==> flow/design.v <==
`timescale 1ns / 1ps
module bnn_core #(
    parameter  STRIDE = 1,
    parameter  IN_CHANNEL = 3,
    parameter  OUT_CHANNEL = 3,
    parameter  WEGT_WIDTH = 3,
    parameter  IN_DATA_WIDTH = 28,
    parameter  IN_DATA_1CH = IN_DATA_WIDTH ** 2,
    parameter  IN_DATA_SIZE = IN_DATA_1CH * IN_CHANNEL,
    parameter  WEGT_1CH = WEGT_WIDTH ** 2,
    parameter  WEGT_SIZE = WEGT_1CH * IN_CHANNEL,
    parameter  WEGTS_SIZE = OUT_CHANNEL * WEGT_SIZE,
    parameter  OUT_DATA_WIDTH = (IN_DATA_WIDTH - WEGT_WIDTH) / STRIDE +1,
    parameter  OUT_DATA_1CH = OUT_DATA_WIDTH ** 2,
    parameter  OUT_DATA_SIZE = OUT_CHANNEL * OUT_DATA_1CH,
    parameter  NUM_BUF = WEGT_WIDTH * IN_CHANNEL,
    parameter CORE_DELAY = 5
)(
	input	wire	                    clk,
	input	wire	                    reset_n,
    input   wire [WEGT_SIZE -1: 0]      i_weight,       
    input   wire [IN_DATA_WIDTH -1:0]   i_data,         
    input   wire                        i_valid,
    input   wire [CORE_DELAY - 1 : 0]   i_calc_valid,
	output  reg                         o_valid,
	output  reg  [OUT_DATA_WIDTH -1: 0] o_result        
    );
reg [1 : 0] core_channel_cnt;
always @(posedge clk or negedge reset_n) begin
    if(!reset_n) begin
        core_channel_cnt <= 0;
    end
    else if(i_valid) begin
        if(core_channel_cnt == 2) begin
            core_channel_cnt <= 0;
        end
        else begin
            core_channel_cnt <= core_channel_cnt + 1;
        end
    end
    else begin
        core_channel_cnt <= 0;
    end
end
integer i, j;
reg [IN_DATA_WIDTH - 1 : 0] r_input_mem_data [NUM_BUF - 1 : 0];
always @(posedge clk or negedge reset_n) begin
	if(!reset_n) begin
		for(i = 0; i < NUM_BUF; i = i + 1) begin
			r_input_mem_data[i] <= {IN_DATA_WIDTH{1'b0}};
		end
	end
	else if(i_valid && core_channel_cnt == 0) begin		 
		for(i = 0; i < IN_CHANNEL; i = i + 1) begin
			r_input_mem_data[i * WEGT_WIDTH] 	    <= r_input_mem_data[i * WEGT_WIDTH + 1];
			r_input_mem_data[i * WEGT_WIDTH + 1] 	<= r_input_mem_data[i * WEGT_WIDTH + 2];
		end
		r_input_mem_data[2] <= i_data;
		r_input_mem_data[5] <= 0;
		r_input_mem_data[8] <= 0;
	end
	else if(i_valid) begin
		r_input_mem_data[core_channel_cnt * WEGT_WIDTH + 2] <= i_data;
	end
end
reg [WEGT_SIZE - 1 : 0] r_weight;
always @(posedge clk or negedge reset_n) begin
    if(!reset_n) begin
        r_weight <= {WEGT_SIZE{1'b0}};
    end
    else if(i_valid) begin
        r_weight <= i_weight;
    end
end
wire [WEGT_SIZE - 1 : 0] sliced_input [OUT_DATA_WIDTH - 1 : 0];
genvar a,b,c;
generate
	for(a = 0; a < OUT_DATA_WIDTH; a = a + 1) begin
		for(b = 0; b < IN_CHANNEL; b = b + 1) begin
			for(c = 0; c < WEGT_WIDTH; c = c + 1) begin
				assign sliced_input[a][(WEGT_SIZE - 1) - b * WEGT_1CH - c * WEGT_WIDTH -: WEGT_WIDTH] 
				= r_input_mem_data[b * WEGT_WIDTH + c][(IN_DATA_WIDTH - 1) - a -: WEGT_WIDTH];
			end
		end
	end
endgenerate
reg [WEGT_SIZE - 1 : 0 ] r_sliced_input [OUT_DATA_WIDTH - 1 : 0];
always @(posedge clk or negedge reset_n) begin
	if(!reset_n) begin
		for(i = 0; i < OUT_DATA_WIDTH; i = i + 1) begin
			r_sliced_input[i] <= {WEGT_SIZE{1'b0}};
		end
	end
	else if(i_calc_valid[1]) begin
		for(i = 0; i < OUT_DATA_WIDTH; i = i + 1) begin
			r_sliced_input[i] <= sliced_input[i];
		end
	end
end
wire [WEGT_SIZE - 1 : 0] xnor_result [OUT_DATA_WIDTH - 1 : 0];
genvar d;
generate
	for(d = 0; d < OUT_DATA_WIDTH; d = d + 1) begin
		assign xnor_result[d] = ~ (r_sliced_input[d] ^ r_weight);
	end
endgenerate
reg [WEGT_SIZE - 1 : 0] r_xnor_result [OUT_DATA_WIDTH - 1 : 0];
always @(posedge clk or negedge reset_n) begin
	if(!reset_n) begin
		for(i = 0; i < OUT_DATA_WIDTH; i = i + 1) begin
			r_xnor_result[i] <= {WEGT_SIZE{1'b0}};
		end
	end
	else if(i_calc_valid[2]) begin
		for(i = 0; i < OUT_DATA_WIDTH; i = i + 1) begin
			r_xnor_result[i] <= xnor_result[i];
		end
	end
end
reg [4 : 0] popcnt_result [OUT_DATA_WIDTH - 1 : 0];
always @(*) begin
	for(i = 0; i < OUT_DATA_WIDTH; i = i + 1) begin
		popcnt_result[i] = 0;
		for(j = 0; j < WEGT_SIZE; j = j + 1) begin
			popcnt_result[i] = popcnt_result[i] + r_xnor_result[i][j];
		end
	end
end
reg [4 : 0] r_popcnt_result [OUT_DATA_WIDTH - 1 : 0];
always @(posedge clk or negedge reset_n) begin
	if(!reset_n) begin
		for(i = 0; i < OUT_DATA_WIDTH; i = i + 1) begin
			r_popcnt_result[i] <= {WEGT_SIZE{1'b0}};
		end
	end
	else if(i_calc_valid[3]) begin
		for(i = 0; i < OUT_DATA_WIDTH; i = i + 1) begin
			r_popcnt_result[i] <= popcnt_result[i];
		end
	end
end
wire [OUT_DATA_WIDTH - 1 : 0] result;
genvar e;
generate
	for(e = 0; e < OUT_DATA_WIDTH; e = e + 1) begin
		assign result[(OUT_DATA_WIDTH - 1) - e] = (r_popcnt_result[e] << 1) > WEGT_SIZE ? 1 : 0;
	end
endgenerate
always @(posedge clk or negedge reset_n) begin
	if(!reset_n) begin
		o_result <= {WEGT_SIZE{1'b0}};
	end
	else if(i_calc_valid[4]) begin
		o_result <= result;
	end
end
always @(posedge clk or negedge reset_n) begin
    if(!reset_n) begin
        o_valid <= 0;
    end
    else begin
        o_valid <= i_calc_valid[4];
    end
end
endmodule
`timescale 1ns / 1ps
module bnn_layer
#(
	parameter CNT_BIT = 31,
	parameter IN_MEM_DWIDTH = 28,
	parameter IN_MEM_AWIDTH = 7,
	parameter IN_MEM_DEPTH  = 84,
	parameter WEGT_MEM_DWIDTH = 27,
	parameter WEGT_MEM_AWIDTH = 2,
	parameter WEGT_MEM_DEPTH  = 3,
	parameter OUT_MEM_DWIDTH = 26,
	parameter OUT_MEM_AWIDTH = 5,
	parameter OUT_MEM_DEPTH  = 78,
    parameter  STRIDE = 1,
    parameter  IN_CHANNEL = 3,
    parameter  OUT_CHANNEL = 3,
    parameter  WEGT_WIDTH = 3,
    parameter  IN_DATA_WIDTH = 28,
    parameter  IN_DATA_1CH = IN_DATA_WIDTH ** 2,
    parameter  IN_DATA_SIZE = IN_DATA_1CH * IN_CHANNEL,  
    parameter  WEGT_1CH = WEGT_WIDTH ** 2,
    parameter  WEGT_SIZE = WEGT_1CH * IN_CHANNEL,
    parameter  WEGTS_SIZE = OUT_CHANNEL * WEGT_SIZE,
    parameter  OUT_DATA_WIDTH = (IN_DATA_WIDTH - WEGT_WIDTH) / STRIDE +1,
    parameter  OUT_DATA_1CH = OUT_DATA_WIDTH ** 2,
    parameter  OUT_DATA_SIZE = OUT_CHANNEL * OUT_DATA_1CH,
    parameter  NUM_BUF = WEGT_WIDTH * IN_CHANNEL,
    parameter  STATE_WIDTH = 3,
    parameter  CORE_DELAY = 5
)
(
    input 				        clk,
    input 				        reset_n,
	input 				        i_run,
	input  [CNT_BIT-1:0]	    i_num_cnt,
	output   			        o_idle,
	output   			        o_read,
	output                      o_write,
	output  			        o_done,
	output[IN_MEM_AWIDTH-1:0] 	addr_input,
	output 				        ce_input,
	output 				        we_input,
	input [IN_MEM_DWIDTH-1:0]   q_input,
	output[IN_MEM_DWIDTH-1:0] 	d_input,
	output[WEGT_MEM_AWIDTH-1:0] addr_weight,
	output 				        ce_weight,
	output 				        we_weight,
	input [WEGT_MEM_DWIDTH-1:0] q_weight,
	output[WEGT_MEM_DWIDTH-1:0] d_weight,
    output[OUT_MEM_AWIDTH-1:0] 	addr_output,
	output 				        ce_output,
	output 				        we_output,
	input [OUT_MEM_DWIDTH-1:0]  q_output,
	output[OUT_MEM_DWIDTH-1:0] 	d_output
    );
localparam S_IDLE	= 2'b00;
localparam S_RUN	= 2'b01;
localparam S_DONE  	= 2'b10;
reg [1:0] c_state_read;  
reg [1:0] n_state_read;  
reg [1:0] c_state_write;  
reg [1:0] n_state_write;  
wire      is_write_start;
wire      calc_valid;
wire      out_channel_end;
wire      wegt_read;
wire      result_valid;
wire	  is_write_done;
wire	  is_read_done;
always @(posedge clk or negedge reset_n) begin
    if(!reset_n) begin
		c_state_read <= S_IDLE;
    end else begin
		c_state_read <= n_state_read;
    end
end
always @(posedge clk or negedge reset_n) begin
    if(!reset_n) begin
		c_state_write <= S_IDLE;
    end else begin
		c_state_write <= n_state_write;
    end
end
always @(*) 
begin
	n_state_read = c_state_read;  
	case(c_state_read)
	S_IDLE	: if(i_run)
				n_state_read = S_RUN;
	S_RUN   : if(is_read_done)
				n_state_read = S_DONE;
	S_DONE	: n_state_read 	 = S_IDLE;
	endcase
end 
always @(*) 
begin
	n_state_write = c_state_write;  
	case(c_state_write)
	S_IDLE	: if(is_write_start)
				n_state_write = S_RUN;
	S_RUN   : if(is_write_done)
				n_state_write = S_DONE;
	S_DONE	: n_state_write   = S_IDLE;
	endcase
end 
assign o_idle 		= (c_state_read == S_IDLE) && (c_state_write == S_IDLE);
assign o_read 		= (c_state_read == S_RUN);
assign o_write 		= (c_state_write == S_RUN);
assign o_done 		= (c_state_write == S_DONE);  
reg [CNT_BIT-1:0] num_cnt;
reg [3:0] o_write_cnt;
always @(posedge clk or negedge reset_n) begin
    if(!reset_n) begin
        num_cnt <= 0;  
    end else if (i_run) begin
        num_cnt <= i_num_cnt;
	end else if (o_done) begin
		num_cnt <= 0;
	end
end
reg [1:0] in_channel_cnt;
always @(posedge clk or negedge reset_n) begin	 
	if(!reset_n) begin
		in_channel_cnt <= 1;
	end
	else if(in_channel_cnt >= 2) begin
		in_channel_cnt <= 0;
	end
	else if(o_read) begin
		in_channel_cnt <= in_channel_cnt + 1;
	end
end
reg [2 : 0] out_channel_cnt;
always @(posedge clk or negedge reset_n) begin
	if(!reset_n) begin
		out_channel_cnt <= 0;
	end
	else if(out_channel_end) begin
		out_channel_cnt <= out_channel_cnt + 1;
	end
	else if(out_channel_cnt == OUT_CHANNEL) begin
		out_channel_cnt <= 0;
	end
end
reg [IN_DATA_WIDTH - 1 : 0] row_cnt;
always @(posedge clk or negedge reset_n) begin	
	if(!reset_n) begin
		row_cnt <= 0;
	end
	else if(row_cnt >= IN_DATA_WIDTH) begin
		row_cnt <= 0;
	end
	else if(o_read && in_channel_cnt == 2) begin
		row_cnt <= row_cnt + 1;
	end
end
reg [CORE_DELAY - 1 : 0] r_calc_valid;
always @(posedge clk or negedge reset_n) begin
	if(!reset_n) begin
		r_calc_valid <= {CORE_DELAY{1'b0}};
	end
	else begin
		r_calc_valid <= {r_calc_valid[CORE_DELAY - 2 : 0],{calc_valid}};
	end
end
reg [CNT_BIT-1:0] addr_cnt_read_input;
reg [CNT_BIT-1:0] addr_cnt_read_weight; 
reg [CNT_BIT-1:0] addr_cnt_write;
assign is_read_done  = o_read  && (out_channel_cnt == OUT_CHANNEL - 1) && out_channel_end ;
assign is_write_done = o_write && (addr_cnt_write == OUT_MEM_DEPTH - 1) && (|r_calc_valid == 0);
assign calc_valid	= o_read && (in_channel_cnt == 0) && (row_cnt > 2);
assign out_channel_end = (addr_cnt_read_input == IN_MEM_DEPTH - 1); 
assign wegt_read    = o_read && (out_channel_cnt > 0) && (in_channel_cnt == 0) &&(row_cnt == 2);
always @(posedge clk or negedge reset_n) begin
    if(!reset_n) begin
        addr_cnt_read_input <= 0;  
    end else if (is_read_done | out_channel_end) begin
        addr_cnt_read_input <= 0; 
    end else if (o_read) begin
        addr_cnt_read_input <= IN_DATA_WIDTH * in_channel_cnt + row_cnt;
	end
end
always @(posedge clk or negedge reset_n) begin
    if(!reset_n) begin
        addr_cnt_read_weight <= 0;  
    end else if (is_read_done) begin
        addr_cnt_read_weight <= 0; 
    end else if (wegt_read) begin
        addr_cnt_read_weight <= addr_cnt_read_weight + 1;
	end
end
always @(posedge clk or negedge reset_n) begin
    if(!reset_n) begin
        addr_cnt_write <= 0;  
    end else if (is_write_done) begin
        addr_cnt_write <= 0; 
    end else if (o_write && result_valid ) begin
        addr_cnt_write <= addr_cnt_write + 1;
	end
end
reg  r_valid;
always @(posedge clk or negedge reset_n) begin
    if(!reset_n) begin
        r_valid <= {IN_MEM_DWIDTH{1'b0}};  
    end else begin
	    r_valid <= o_read;  
    end
end
assign addr_input 	= addr_cnt_read_input;
assign ce_input 	= o_read;
assign we_input 	= 1'b0;  
assign d_input		= {IN_MEM_DWIDTH{1'b0}};  
wire [IN_MEM_DWIDTH - 1 : 0]    input_mem_data;
assign input_mem_data = q_input;
assign addr_weight 	= addr_cnt_read_weight;
assign ce_weight 	= o_read;    
assign we_weight 	= 1'b0;  
assign d_weight		= {IN_MEM_DWIDTH{1'b0}};  
wire [WEGT_MEM_DWIDTH - 1:0] 	weight_mem_data;
assign weight_mem_data = q_weight; 
wire [OUT_MEM_DWIDTH-1:0] w_result;
bnn_core #(
.WEGT_WIDTH     (WEGT_WIDTH),
.IN_DATA_WIDTH  (IN_DATA_WIDTH),
.STRIDE         (STRIDE),
.IN_CHANNEL     (IN_CHANNEL),
.OUT_CHANNEL    (OUT_CHANNEL)
) u_bnn_core (
.clk            (clk),
.reset_n        (reset_n),
.i_weight       (weight_mem_data),
.i_data         (input_mem_data),
.i_valid	    (r_valid),
.i_calc_valid   (r_calc_valid),
.o_valid        (result_valid),
.o_result       (w_result)
);
assign is_write_start = r_calc_valid[4];
assign addr_output 	= addr_cnt_write;
assign ce_output 	= o_write && result_valid;
assign we_output 	= o_write;
assign d_output		= w_result;
endmodule
module bnn_layer0 (
    input  wire        clk,
    input  wire        reset_n,
    input  wire        i_run,
    output wire        o_idle,
    output wire        o_done,
    output wire [6:0]  addr_input,
    output wire        ce_input,
    input  wire [27:0] q_input,
    output wire [1:0]  addr_weight,
    output wire        ce_weight,
    input  wire [26:0] q_weight,
    output wire [6:0]  addr_output,
    output wire        we_output,
    output wire [25:0] d_output
);
wire        w_read, w_write;
wire        w_we_input, w_we_weight, w_ce_output, w_we_output;
wire [27:0] w_d_input;
wire [26:0] w_d_weight;
bnn_layer #(
    .CNT_BIT         (31),
    .IN_MEM_DWIDTH   (28),
    .IN_MEM_AWIDTH   (7),
    .IN_MEM_DEPTH    (84),
    .WEGT_MEM_DWIDTH (27),
    .WEGT_MEM_AWIDTH (2),
    .WEGT_MEM_DEPTH  (3),
    .OUT_MEM_DWIDTH  (26),
    .OUT_MEM_AWIDTH  (7),
    .OUT_MEM_DEPTH   (78),
    .WEGT_WIDTH      (3),
    .IN_DATA_WIDTH   (28),
    .STRIDE          (1),
    .IN_CHANNEL      (3),
    .OUT_CHANNEL     (3)
) u_bnn_layer (
    .clk         (clk),
    .reset_n     (reset_n),
    .i_run       (i_run),
    .i_num_cnt   (31'd84),
    .o_idle      (o_idle),
    .o_read      (w_read),
    .o_write     (w_write),
    .o_done      (o_done),
    .addr_input  (addr_input),
    .ce_input    (ce_input),
    .we_input    (w_we_input),
    .q_input     (q_input),
    .d_input     (w_d_input),
    .addr_weight (addr_weight),
    .ce_weight   (ce_weight),
    .we_weight   (w_we_weight),
    .q_weight    (q_weight),
    .d_weight    (w_d_weight),
    .addr_output (addr_output),
    .ce_output   (w_ce_output),
    .we_output   (w_we_output),
    .q_output    (26'd0),
    .d_output    (d_output)
);
assign we_output = w_ce_output & w_we_output;
endmodule
From RTL to reports: bnn_layer0
Tool output for the design above, in the order of the flow.
Lines are those of the file above, counted from 1.
Operators carry their Yosys type and port widths (W data, S select, Z words).
Library cell names are shortened.
The mark - stands for no value.

inputs
  top = bnn_layer0
  clock port = clk
  cell library = sky130hd
  timing corner = tt_025C_1v80

After elaboration
Yosys after proc, flatten, opt, wreduce and memory -nomap, before mapping. Print and check cells are not counted. Equal cells are merged and count once.

word-level totals
  output and inout port bits = 47
  register bits after elaboration = 1978
  bits of input ports = 58
  cells after elaboration = 1016

operators by class
  multiplexer cells = 73
  reductions and logical operators = 49
  magnitude comparators = 30
  bitwise gates (word level) = 54
  multipliers = 2
  equality and inequality tests = 23
  add/sub/neg operators = 684

operators by type and width
  cell                     number
  $add A5 B1 Y5            572
  $mux W28                 29
  $xor A27 B27 Y27         26
  $not A27 Y27             26
  $mux W31                 6
  $gt A6 B5 Y1 const B     26
  $add A4 B1 Y5            26
  $add A3 B1 Y4            26
  $add A2 B1 Y3            26
  $add A31 B1 Y31 const B  2
  $eq A31 B7 Y1 const B    2
  $add A1 B1 Y2            26
  $reduce_bool A2 Y1       16
  $logic_not A32 Y1        1
  $add A31 B28 Y31         1
  $add A28 B1 Y28 const B  1
  $gt A28 B2 Y1 const B    1
  $eq A28 B2 Y1 const B    1
  $ge A28 B5 Y1 const B    1
  $mux W1                  26
  $reduce_and A2 Y1        9
  $eq A4 B3 Y1 const B     4
  $mux W2                  8
  $logic_and A1 B1 Y1      13
  $pmux W2 S3              2
  $mul A3 B2 Y5 const A    1
  $eq A2 B2 Y1 const B     4
  $mul A2 B2 Y4 const B    1

Not listed: further kinds 20, cells in them 32.

Longest topological paths
Depth = most cells in a row (Yosys ltp): at word level without a register or memory, in the mapped netlist without a sequential cell, where the memories' decode and read muxes count.

logic depth
  depth in word-level cells = 26
  ABC_AREA = 0
  mapped depth = 18
  depth with buffers taken out = 18

Mapped cells and area
The flow's flattened synthesis, as Yosys stat reports it; memories are mapped. The netlist is that of the ABC_AREA named above (0 if unset); the other value can give another one.

mapped netlist
  cell area after synthesis = 0.0784277 mm2
  flip-flops = 1473
  area of sequential cells = 0.0368641 mm2
  buffer cells = 322
  cell count = 6621

cell types
  cell type  number  total area (um2)
  dfrtp_1    1470    3.68E+04
  mux2_2     854     9.62E+03
  fa_1       469     9.39E+03
  xnor2_1    808     7.08E+03
  inv_1      942     3.54E+03
  ha_1       253     3.17E+03
  o21ai_0    464     2.32E+03
  nand2_1    539     2023.19
  clkbuf_1   200     750.72
  a21oi_1    114     570.547
  buf_2      75      375.36
  a21o_1     47      352.838
  nor2_1     94      352.838
  xor2_1     24      210.202
  a31oi_1    27      168.912
  mux2i_1    16      160.154
  a211oi_1   21      157.651
  o21bai_1   17      127.622

Not listed: further types 43, cells in them 187.
By module: a second synthesis without flattening, with its own total; a netlist apart from the flattened one above.

unflattened totals
  cells (unflattened synthesis) = 7003
  area total of the unflattened synthesis = 0.0807449 mm2

Each row is one instance without its submodules.

by module
  module      cells  seq. area (mm2)  times used  area (mm2)
  bnn_core    6454   0.0341828        1           0.0750495
  bnn_layer   546    0.0026813        1           0.0056817
  bnn_layer0  3      0                1           0.0000138

Worst setup path after synthesis
OpenSTA on the mapped netlist: ideal clock, no wires. The path of least setup slack (recovery checks aside). Input and output delay are each 20% of the period. Register names are those of the netlist, which keeps one name where synthesis merged equal registers.

path post-synthesis
  path kind = reg-to-reg
  from = reg u_bnn_layer.u_bnn_core.r_xnor_result[7][17]
  to = reg u_bnn_layer.u_bnn_core.r_popcnt_result[7][4]
  data required time = 5.875 ns
  arrival time = 5.006 ns
  time at the first pin = 0.000 ns
  path buffers = 0
  path slack = 0.870 ns
  driving pins on the path = 19
  delay of the path = 5.131 ns
  setup time = 0.125 ns
  period = 6.0 ns
  period reached after synthesis = 5.13 ns

"delay of the path" is the arrival time less input delay plus setup time.
"driving pins on the path": output pins that drive a net of the path, with the launching flip-flop's if there is one; two outputs of one cell count as two.
"period reached after synthesis" = period - worst setup slack (recovery checks aside). The figure is calculated, with input and output delays left at 20% of the set period.
Between the ends stands the longest chain of elaborated cells between them, by number of cells; it is not shown to be the way that was timed. Of several equally long chains one is given.
A line is the first line of the expression or statement that the cell stems from. Yosys adds cells for indexed reads and writes and turns some case tables into memories.

on the way, post-synthesis
  path through = dfrtp_1 > fa_1 > inv_1 > fa_1 > inv_1 > fa_1 > inv_1 > fa_1 > fa_1 > fa_1 > inv_1 > ha_1 > a21oi_1 > fa_1 > inv_1 > a21o_1 > a21oi_1 > xnor2_1 > mux2_2
  cells in the longest elaborated chain = 10
  elaborated cells on any way between the ends = 10
  RTL lines with such cells = 1
  those cells by class = add/sub (10)

RTL lines, path post-synthesis
  item                         line  source
  start: declaration           107   reg [WEGT_SIZE - 1 : 0] r_xnor_result [OUT_DATA_WIDTH - 1 : 0];
  start: assignment            111   r_xnor_result[i] <= {WEGT_SIZE{1'b0}};
  start: assignment            116   r_xnor_result[i] <= xnor_result[i];
  $add A5 B1 Y5 (10 in a row)  125   popcnt_result[i] = popcnt_result[i] + r_xnor_result[i][j];
  end: assignment              133   r_popcnt_result[i] <= {WEGT_SIZE{1'b0}};
  end: assignment              138   r_popcnt_result[i] <= popcnt_result[i];
  end: declaration             129   reg [4 : 0] r_popcnt_result [OUT_DATA_WIDTH - 1 : 0];

Worst path after layout
Path of least setup slack in the final report of flow run A (OpenROAD, finished layout, wires in). Where an end is a register, its clock arrival counts in the times.

path after layout
  path kind = reg-to-reg
  from = reg u_bnn_layer.u_bnn_core.r_xnor_result[14][17]
  to = reg u_bnn_layer.u_bnn_core.r_popcnt_result[14][4]
  path slack = 0.26 ns
  driving pins on the path = 18
  arrival time = 5.87 ns
  time at the first pin = 0.81 ns
  period = 5.44 ns
  data required time = 6.14 ns
  setup time = 0.11 ns
  path buffers = 0

Between the ends stands the longest chain of elaborated cells between them, by number of cells; it is not shown to be the way that was timed. Of several equally long chains one is given.

on the way, after layout
  path through = dfrtp_1 > fa_1 > inv_1 > fa_1 > inv_1 > fa_1 > inv_1 > fa_1 > fa_1 > fa_1 > inv_1 > ha_1 > a21o_1 > fa_1 > a21o_1 > a21oi_1 > xnor2_1 > mux2_2
  cells in the longest elaborated chain = 10
  elaborated cells on any way between the ends = 10
  RTL lines with such cells = 1
  those cells by class = add/sub (10)

RTL lines, path after layout
  item                         line  source
  start: declaration           107   reg [WEGT_SIZE - 1 : 0] r_xnor_result [OUT_DATA_WIDTH - 1 : 0];
  start: assignment            111   r_xnor_result[i] <= {WEGT_SIZE{1'b0}};
  start: assignment            116   r_xnor_result[i] <= xnor_result[i];
  $add A5 B1 Y5 (10 in a row)  125   popcnt_result[i] = popcnt_result[i] + r_xnor_result[i][j];
  end: assignment              133   r_popcnt_result[i] <= {WEGT_SIZE{1'b0}};
  end: assignment              138   r_popcnt_result[i] <= popcnt_result[i];
  end: declaration             129   reg [4 : 0] r_popcnt_result [OUT_DATA_WIDTH - 1 : 0];

Subject: bnn_layer0 on sky130hd, stored results

Hello all,

Measured results for bnn_layer0: 2 stored runs of the Yosys and OpenROAD flow on sky130hd. The settings differ; the order carries no meaning. The constraints put input and output delay at 20% of the set period each and load the outputs with 0.01 pF.
"clock period achieved" = clock period - worst setup slack. The figure is calculated, with input and output delays left at 20% of the set period.
"time on the worst setup path" means the part of the period allowed to the worst setup path (the constraints hold back 20% at inputs and 20% at outputs) less its slack; where the path has registers, the arrival times of their clocks count too.
Settings: - = not set for that run.

item                                       flow run A  flow run B
CORE_UTILIZATION                           40          32
PLACE_DENSITY                              0.6         -
period_ns                                  5.44        4.31
CAP_MARGIN                                 20          15
CORE_MARGIN                                2           10
SLEW_MARGIN                                20          20
ABC_AREA                                   -           1
CELL_PAD_IN_SITES_DETAIL_PLACEMENT         -           0
CELL_PAD_IN_SITES_GLOBAL_PLACEMENT         -           1
CTS_CLUSTER_SIZE                           -           31
GPL_ROUTABILITY_DRIVEN                     -           0
GPL_TIMING_DRIVEN                          -           0
MAX_ROUTING_LAYER                          -           met4
PLACE_DENSITY_LB_ADDON                     -           0.22
SETUP_SLACK_MARGIN                         -           0.04
worst setup slack after layout (ns)        0.263       -1.052
time on the worst setup path (ns)          5.18        5.36
worst path kind                            reg-to-reg  reg-to-reg
synthesized cell area (mm2)                0.0784277   0.0797653
clock period achieved (ns)                 5.177       5.362
total negative slack on setup checks (ns)  0.000       -54.912
utilization after routing                  0.452       0.381
area of the die (mm2)                      0.199626    0.269636
standard-cell area after routing (mm2)     0.088122    0.0947158

Thanks
